==> flow/design.v <==
module ALU #(parameter w = 8) (
    clk, rst, CE, IN_valid, MODE, CMD, OPA, OPB, Cin,
    ERR, RES, OF, COUT, G, L, E);
    input clk;
    input rst;
    input CE;
    input [1:0] IN_valid;
    input MODE;
    input [3:0] CMD;
    input [w-1:0] OPA;
    input [w-1:0] OPB;
    input Cin;
    output reg ERR;
    output reg OF;
    output reg COUT;
    output reg G;
    output reg L;
    output reg E;
    output reg [2*w:0] RES;
reg [1:0] IN_valid_t;
reg [3:0] CMD_t;
reg MODE_t, Cin_t;
reg [w-1:0] OPA_t, OPB_t;
reg ERR_t, OF_t, COUT_t, G_t, L_t, E_t;
reg [2*w:0] RES_t, RES_m;
reg signed [w-1:0] sOPA, sOPB;
reg signed [2*w:0] sRES;
reg [$clog2(w)-1:0] shift_amount;
always @(posedge clk or posedge rst) begin  
    if(rst) begin
        OPA_t <= 0;
        OPB_t <= 0;
        Cin_t <= 0;
        IN_valid_t <= 0;
        MODE_t <= 0;
        CMD_t <= 0; end
     else if(CE) begin
        OPA_t <= OPA;
        OPB_t <= OPB;
        Cin_t <= Cin;
        IN_valid_t <= IN_valid;
        MODE_t <= MODE;
        CMD_t <= CMD; end   
end
always @(*) begin
    ERR_t = 0;    
    sOPA = 0;
    sOPB = 0;
    sRES = 0;
    shift_amount = 0;
    OF_t = 0;
    COUT_t = 0;
    G_t = 0;
    L_t = 0;
    E_t = 0;
    RES_t = 0;
    if(MODE_t) begin
        case(CMD_t)
            4'b0000: begin 
                        if(IN_valid_t == 2'b11) begin
                            RES_t = OPA_t + OPB_t;
                            COUT_t = RES_t[w]; end
                        else ERR_t = 1; end
            4'b0001: begin 
                        if(IN_valid_t == 2'b11) begin
                            RES_t = OPA_t - OPB_t;
                            OF_t = (OPA_t < OPB_t) ? 1 : 0; end
                        else ERR_t = 1; end
            4'b0010: begin 
                        if(IN_valid_t == 2'b11) begin
                            RES_t = OPA_t + OPB_t + Cin_t;
                            COUT_t = RES_t[w]; end
                        else ERR_t = 1; end
            4'b0011: begin 
                        if(IN_valid_t == 2'b11) begin
                            RES_t = OPA_t - OPB_t - Cin_t;
                            OF_t = (OPA_t < (OPB_t + Cin_t)); end
                        else ERR_t = 1; end
            4'b0100: begin 
                        if(IN_valid_t[0] == 1'b1) begin
                            RES_t = OPA_t + 1'b1;
                            COUT_t = RES_t[w]; end
                        else ERR_t = 1; end
            4'b0101: begin 
                        if(IN_valid_t[0] == 1'b1) begin
                            RES_t = OPA_t - 1'b1;
                            OF_t = RES_t[w]; end
                        else ERR_t = 1; end
            4'b0110: begin 
                        if(IN_valid_t[1] == 1'b1) begin
                            RES_t = OPB_t + 1'b1;
                            COUT_t = RES_t[w]; end
                        else ERR_t = 1; end
            4'b0111: begin 
                        if(IN_valid_t[1] == 1'b1) begin
                            RES_t = OPB_t - 1'b1;
                            OF_t = RES_t[w]; end
                        else ERR_t = 1; end
            4'b1000: begin 
                        if(IN_valid_t == 2'b11) begin
                            E_t = (OPA_t == OPB_t) ? 1 : 0;
                            L_t = (OPA_t < OPB_t) ? 1 : 0;
                            G_t = (OPA_t > OPB_t) ? 1 : 0; end
                        else ERR_t = 1; end
            4'b1001: begin 
                        if(IN_valid_t == 2'b11) begin
                            RES_t = (OPA_t + 1) * (OPB_t + 1); end
                        else ERR_t = 1; end
            4'b1010: begin 
                        if(IN_valid_t == 2'b11) begin
                            RES_t = (OPA_t << 1) * OPB_t; end
                        else ERR_t = 1; end
            4'b1011: begin
                        if(IN_valid_t == 2'b11) begin
                            sOPA = $signed(OPA_t);
                            sOPB = $signed(OPB_t);
                            sRES = sOPA + sOPB;
                            RES_t = sRES;
                            OF_t = ((sOPA[w-1] == sOPB[w-1]) && (sRES[w-1] != sOPA[w-1]));
                            E_t = (sOPA == sOPB) ? 1 : 0;
                            L_t = (sOPA < sOPB) ? 1 : 0;
                            G_t = (sOPA > sOPB) ? 1 : 0; end
                        else ERR_t = 1; end
            4'b1100: begin
                        if(IN_valid_t == 2'b11) begin
                            sOPA = $signed(OPA_t);
                            sOPB = $signed(OPB_t);
                            sRES = sOPA - sOPB;
                            RES_t = sRES;
                            OF_t = ((sOPA[w-1] != sOPB[w-1]) && (sRES[w-1] != sOPA[w-1]));
                            E_t = (sOPA == sOPB) ? 1 : 0;
                            L_t = (sOPA < sOPB) ? 1 : 0;
                            G_t = (sOPA > sOPB) ? 1 : 0; end
                        else ERR_t = 1; end
            default: begin
                        RES_t = 0;
                        COUT_t = 1'b0;
                        OF_t = 1'b0;
                        G_t = 1'b0;
                        E_t = 1'b0;
                        L_t = 1'b0;
                        ERR_t = 1'b1; end
             endcase
             end
    else begin 
        case(CMD_t)
          4'b0000: begin
                      if(IN_valid_t == 2'b11) begin
                          RES_t = OPA_t & OPB_t; end
                      else ERR_t = 1; end
          4'b0001: begin
                      if(IN_valid_t == 2'b11) begin
                          RES_t = ~(OPA_t & OPB_t);
                          RES_t[2*w-1 : 8] = 0; end
                      else ERR_t = 1; end
          4'b0010: begin
                      if(IN_valid_t == 2'b11) begin
                          RES_t = OPA_t | OPB_t; end
                      else ERR_t = 1; end
          4'b0011: begin
                      if(IN_valid_t == 2'b11) begin
                          RES_t = ~(OPA_t | OPB_t);
                          RES_t[2*w-1 : 8] = 0; end
                      else ERR_t = 1; end
          4'b0100: begin
                      if(IN_valid_t == 2'b11) begin
                          RES_t = OPA_t ^ OPB_t; end
                      else ERR_t = 1; end
          4'b0101: begin
                      if(IN_valid_t == 2'b11) begin
                          RES_t = ~(OPA_t ^ OPB_t);
                          RES_t[2*w-1 : 8] = 0; end
                      else ERR_t = 1; end
          4'b0110: begin
                      if(IN_valid_t[0] == 1'b1) begin
                          RES_t = ~OPA_t;
                          RES_t[2*w-1 : 8] = 0; end
                      else ERR_t = 1; end
          4'b0111: begin
                      if(IN_valid_t[1] == 1'b1) begin
                          RES_t = ~OPB_t;
                          RES_t[2*w-1 : 8] = 0; end
                      else ERR_t = 1; end
          4'b1000: begin
                      if(IN_valid_t[0] == 1'b1) begin
                          RES_t = OPA_t >> 1; end
                      else ERR_t = 1; end
          4'b1001: begin
                      if(IN_valid_t[0] == 1'b1) begin
                          RES_t = OPA_t << 1; end
                      else ERR_t = 1; end
          4'b1010: begin
                      if(IN_valid_t[1] == 1'b1) begin
                          RES_t = OPB_t >> 1; end
                      else ERR_t = 1; end
          4'b1011: begin
                      if(IN_valid_t[1] == 1'b1) begin
                          RES_t = OPB_t << 1; end
                      else ERR_t = 1; end
          4'b1100: begin 
                      if(IN_valid_t == 2'b11) begin
                          if( |(OPB_t[(w-1) : ($clog2(w)+1)]))
                               ERR_t = 1;
                          else begin
                               shift_amount = OPB_t[$clog2(w)-1:0];
                               RES_t = {1'b0, ((OPA_t << shift_amount) | OPA_t >> (w - shift_amount))}; end end
                      else  ERR_t = 1; end
          4'b1101: begin 
                      if(IN_valid_t == 2'b11) begin
                          if( |(OPB_t[(w-1) : ($clog2(w)+1)]))
                               ERR_t = 1;
                          else begin
                               shift_amount = OPB_t[$clog2(w)-1:0];
                               RES_t = {1'b0, ((OPA_t >> shift_amount) | OPA_t << (w - shift_amount))}; end end
                      else  ERR_t = 1; end
          default: begin
                        RES_t = 0;
                        ERR_t = 1'b1; end
             endcase
             end
end
always @(posedge clk or posedge rst) begin
    if (rst) begin
        RES  <= 0;
        COUT <= 0;
        OF   <= 0;
        G    <= 0;
        L    <= 0;
        E    <= 0;
        ERR  <= 0;
        RES_m <= 0;
    end 
    else if (CE) begin
        if ((CMD_t == 4'b1001 || CMD_t == 4'b1010) && MODE_t == 1) begin
            RES_m <= RES_t;
            RES <= RES_m;
        end
        else
            RES <= RES_t;
            COUT <= COUT_t;
            OF   <= OF_t;
            G    <= G_t;
            L    <= L_t;
            E    <= E_t;
            ERR  <= ERR_t;
  end
end
endmodule
== Step by step through the tools: ALU ==
Tool output for the design above, in the order of the flow.
Lines are those of the file above, counted from 1.
Library cell names are shortened.
Not given: -
Set-up
  top module: ALU
  clock: clk
  library: sky130hd
  library corner: tt_025C_1v80

== Elaborated design ==
Source: Yosys, flattened and elaborated, memories not mapped. Widths are those after wreduce. Registers that Yosys merges into a memory's read port (data or address) are not register bits. Print and check cells do not count.
Bit counts
  input port bits: 27
  memories: 0
  RAM bits: 0
  bits in latches: 0
  clocked read ports x word width: 0
  memory bits (read-only): 0
  output and inout bits: 23
  register bits after elaboration: 64
  elaborated cells: 160
Operators by class
  add/sub/neg operators: 14
  bitwise gates (word level): 10
  eq/ne operators: 20
  multiply operators: 2
  order comparisons: 5
  divide/modulo/power cells: 0
  shift operators: 4
  reduce/logical cells: 15
  muxes and demuxes: 76
Operator list (count)
  17-bit parallel mux with 14-bit select: 1
  17-bit parallel mux with 12-bit select: 1
  17-bit 2-to-1 mux: 10
  9-bit by 9-bit multiplier with 17-bit output: 1
  8-bit by 8-bit multiplier with 16-bit output: 1
  8-bit 2-to-1 mux: 12
  8-bit inverter with 17-bit output: 5
  9-bit 2-to-1 mux: 5
  1-bit 2-to-1 mux: 37
  8-bit by 1-bit adder with 9-bit output with constant B: 4
  8-bit by 32-bit left shift with 8-bit output: 1
  8-bit by 32-bit right shift with 8-bit output: 1
  4-bit equality test with constant B: 6
  8-bit less-than comparator: 3
  8-bit OR: 3
  8-bit by 1-bit subtractor with 9-bit output with constant B: 2
  8-bit by 8-bit adder with 9-bit output: 2
  8-bit by 8-bit subtractor with 9-bit output: 2
  17-bit by 1-bit subtractor with 17-bit output: 1
  4-bit by 3-bit equality test with 1-bit output with constant B: 4
  8-bit > comparator: 2
  8-bit equality test: 2
  7-bit 2-to-1 mux: 2
  9-bit by 1-bit adder with 10-bit output: 1
  10-bit 2-to-1 mux: 1
  9-bit OR reduction: 1
  2-bit OR reduction: 4
  4-bit by 2-bit equality test with 1-bit output with constant B: 2
Not listed: further kinds 21, cells in them 29.

== Depth ==
Yosys ltp: most cells in a row. Word level: on the elaborated netlist, between registers, memories and ports. Mapped: between sequential cells and ports; inverters and the memories' decode and read muxes count.
Logic depth
  depth in word-level cells: 8
  ABC_AREA: 0
  gate-level depth with buffers: 24
  depth with buffers taken out: 21

== Netlist ==
Yosys stat after the flow's synthesis: flattened, memories mapped to cells. It holds for the ABC_AREA given above (unset counts as 0); a run with the other value may have another netlist.
Cell types
  fa_1: count 87, area in all 1741.67 sq um
  dfrtp_1: count 64, area in all 1.6E+03 sq um
  ha_1: count 116, area in all 1.45E+03 sq um
  nor2_1: count 169, area in all 634.358 sq um
  xnor2_1: count 66, area in all 578.054 sq um
  nand2_1: count 150, area in all 563.04 sq um
  inv_1: count 146, area in all 548.026 sq um
  o21ai_0: count 89, area in all 445.427 sq um
  a21oi_1: count 64, area in all 320.307 sq um
  clkbuf_1: count 66, area in all 247.738 sq um
  a22oi_1: count 30, area in all 225.216 sq um
  nand3_1: count 43, area in all 215.206 sq um
  mux2i_1: count 21, area in all 210.202 sq um
  nor3_1: count 37, area in all 185.178 sq um
  nand2b_1: count 29, area in all 181.424 sq um
  o221ai_1: count 16, area in all 140.134 sq um
  xor2_1: count 16, area in all 140.134 sq um
  o22ai_1: count 22, area in all 137.632 sq um
Other cell types: 64; their cells: 286.
Synthesis totals
  cell count: 1517
  buffer cells: 87
  synthesis area: 11740.0 sq um
  area of sequential cells: 1601.5 sq um
  flip-flops: 64

== Worst setup path after synthesis ==
Source: OpenSTA report_checks on the synthesized netlist (no wires, ideal clock, input and output delay 20% of the period each), path of least setup slack; recovery checks are left aside. Register names are those of the netlist, which keeps one name where synthesis merged equal registers.
Timing path after synthesis
  kind: flip-flop to flip-flop
  start: register OPB_t[1]
  end: register RES[16]
  delay of the path: 6.378 ns
  data required time: 5.905 ns
  slack: -0.378 ns
  path buffers: 4
  clock period: 6.0 ns
  stages: 24
  launch time at the first pin: 0.000 ns
  library setup time: 0.095 ns
  arrival time: 6.283 ns
  period reached after synthesis: 6.378 ns
"delay of the path" = arrival - input delay + setup time.
"stages": output pins that drive a net of the path, with the launching flip-flop's if there is one; two outputs of one cell count as two.
"period reached after synthesis" is the clock period less the worst setup slack; recovery checks do not enter. This is arithmetic on one report: input and output delays are still those of the set period (20% each).
The rows between start and end are the longest chain of elaborated cells between them; the timing report does not say that the signal goes this way. Where chains are equally long, one stands for them.
Each line given opens the expression or statement behind the cell; cells for indexed reads and writes are added by Yosys, which also makes memories of some case tables.
At most two assigning lines are given for a register; there are more.
Between the ends, after synthesis
  cell sequence: dfrtp_1 > clkbuf_1 > clkinv_1 > clkbuf_1 > ha_1 > clkbuf_1 > buf_1 > nand2_1 > fa_1 > inv_1 > fa_1 > fa_1 > inv_1 > fa_1 > inv_1 > ha_1 > and3_1 > a22o_1 > o41ai_1 > o21ai_0 > and2_1 > o21ai_0 > a211oi_1 > o31ai_1
  length of the longest elaborated chain: 6
  elaborated cells on any way between the ends: 18
  classes of those cells: add/sub (6); mul (2); mux (10)
Ends and longest elaborated chain, after synthesis
  start: declaration: line 23  | reg [w-1:0] OPA_t, OPB_t;
  start: assignment: line 32  | OPB_t <= 0;
  start: assignment: line 39  | OPB_t <= OPB;
  8-bit by 1-bit adder with 9-bit output: line 107  | RES_t = (OPA_t + 1) * (OPB_t + 1); end
  9-bit by 9-bit multiplier with 17-bit output: line 107
  17-bit 2-to-1 mux: line 106  | if(IN_valid_t == 2'b11) begin
  17-bit parallel mux with 12-bit select: line 58  | case(CMD_t)
  17-bit 2-to-1 mux: line 57  | if(MODE_t) begin
  17-bit 2-to-1 mux: line 234  | if ((CMD_t == 4'b1001 || CMD_t == 4'b1010) && MODE_t == 1) begin
  end: assignment: line 236  | RES <= RES_m;
  end: assignment: line 239  | RES <= RES_t;
  end: declaration: line 19  | output reg [2*w:0] RES;

== Path in the finished layout ==
From the final timing report of flow run A: the path of least setup slack in the routed layout; clock arrival at registers is part of the times.
Timing path post-layout
  kind: flip-flop to flip-flop
  start: register OPB_t[2]
  end: register RES[10]
  slack: 0.73 ns
  arrival time: 5.50 ns
  launch time at the first pin: 0.35 ns
  data required time: 6.23 ns
  clock period: 6.0 ns
  path buffers: 0
  stages: 21
  library setup time: 0.11 ns
The rows between start and end are the longest chain of elaborated cells between them; the timing report does not say that the signal goes this way. Where chains are equally long, one stands for them.
At most two assigning lines are given for a register; there are more.
Between the ends, post-layout
  cell sequence: dfrtp_1 > nand4_1 > nor3_4 > xnor2_4 > nand2b_4 > fa_1 > fa_1 > inv_1 > fa_1 > inv_2 > fa_1 > inv_2 > ha_4 > and3_4 > a22o_4 > nor2_4 > xnor2_2 > a22oi_1 > o221ai_1 > and2_4 > a221o_1
  length of the longest elaborated chain: 6
  elaborated cells on any way between the ends: 18
  classes of those cells: add/sub (6); mul (2); mux (10)
Ends and longest elaborated chain, post-layout
  start: declaration: line 23  | reg [w-1:0] OPA_t, OPB_t;
  start: assignment: line 32  | OPB_t <= 0;
  start: assignment: line 39  | OPB_t <= OPB;
  8-bit by 1-bit adder with 9-bit output: line 107  | RES_t = (OPA_t + 1) * (OPB_t + 1); end
  9-bit by 9-bit multiplier with 17-bit output: line 107
  17-bit 2-to-1 mux: line 106  | if(IN_valid_t == 2'b11) begin
  17-bit parallel mux with 12-bit select: line 58  | case(CMD_t)
  17-bit 2-to-1 mux: line 57  | if(MODE_t) begin
  17-bit 2-to-1 mux: line 234  | if ((CMD_t == 4'b1001 || CMD_t == 4'b1010) && MODE_t == 1) begin
  end: assignment: line 236  | RES <= RES_m;
  end: assignment: line 239  | RES <= RES_t;
  end: declaration: line 19  | output reg [2*w:0] RES;

Appendix: measured runs

Below are 2 stored runs of the flow (Yosys, OpenROAD; platform sky130hd) on ALU, each with its settings and what was measured, unordered. Constraints: input delay and output delay 20% of the set period each, output load 0.01 pF.

Flow files of flow run A
==> flow/run.sh <==
#!/bin/bash
# the make line also repeats the synthesis and layout settings of config.mk as NAME=value (left out here)
make -C /OpenROAD-flow-scripts/flow DESIGN_CONFIG=/design/flow/config.mk WORK_HOME=/design/flow/orfs CLKGATE_MAP_FILE= finish
==> flow/config.mk <==
export PLATFORM = sky130hd
export DESIGN_NAME = ALU
export DESIGN_NICKNAME = ALU
export VERILOG_FILES = /design/flow/design.v
export SDC_FILE = /design/flow/constraint.sdc
export NUM_CORES = 4
export LEC_CHECK = 0
export CAP_MARGIN = 10
export CORE_MARGIN = 3
export CORE_UTILIZATION = 49
export CTS_CLUSTER_DIAMETER = 357
export CTS_CLUSTER_SIZE = 12
export HOLD_SLACK_MARGIN = 0.13
export MAX_ROUTING_LAYER = met4
export PLACE_DENSITY_LB_ADDON = 0.01
export SETUP_SLACK_MARGIN = 1.29
export SLEW_MARGIN = 20
==> flow/constraint.sdc <==
create_clock -name core_clock -period 6.0 [get_ports {clk}]
set_input_delay 1.2000 -clock core_clock [delete_from_list [all_inputs] [get_ports {clk}]]
set_output_delay 1.2000 -clock core_clock [all_outputs]
set_load 0.01 [all_outputs]

report of flow run A
yosys chip area after synthesis (um^2): 11740.0
finish__design__die__area: 25851.8
finish__design__instance__area__stdcell: 14759.2
finish__design__instance__utilization: 0.6269
finish__timing__setup__ws: 0.733
finish__timing__hold__ws: 0.473

Flow files of flow run B
==> flow/run.sh <==
#!/bin/bash
# the make line also repeats the synthesis and layout settings of config.mk as NAME=value (left out here)
make -C /OpenROAD-flow-scripts/flow DESIGN_CONFIG=/design/flow/config.mk WORK_HOME=/design/flow/orfs CLKGATE_MAP_FILE= finish
==> flow/config.mk <==
export PLATFORM = sky130hd
export DESIGN_NAME = ALU
export DESIGN_NICKNAME = ALU
export VERILOG_FILES = /design/flow/design.v
export SDC_FILE = /design/flow/constraint.sdc
export NUM_CORES = 4
export LEC_CHECK = 0
export ABC_AREA = 1
export CAP_MARGIN = 10
export CELL_PAD_IN_SITES_DETAIL_PLACEMENT = 1
export CORE_ASPECT_RATIO = 1.09
export CORE_MARGIN = 3
export CORE_UTILIZATION = 49
export CTS_CLUSTER_DIAMETER = 357
export CTS_CLUSTER_SIZE = 12
export GPL_TIMING_DRIVEN = 0
export HOLD_SLACK_MARGIN = 0.13
export MAX_ROUTING_LAYER = met4
export MIN_ROUTING_LAYER = met2
export PLACE_DENSITY_LB_ADDON = 0.01
export SETUP_SLACK_MARGIN = 1.29
export SLEW_MARGIN = 20
==> flow/constraint.sdc <==
create_clock -name core_clock -period 4.73 [get_ports {clk}]
set_input_delay 0.9460 -clock core_clock [delete_from_list [all_inputs] [get_ports {clk}]]
set_output_delay 0.9460 -clock core_clock [all_outputs]
set_load 0.01 [all_outputs]

report of flow run B: did not finish, route, GRT-0116
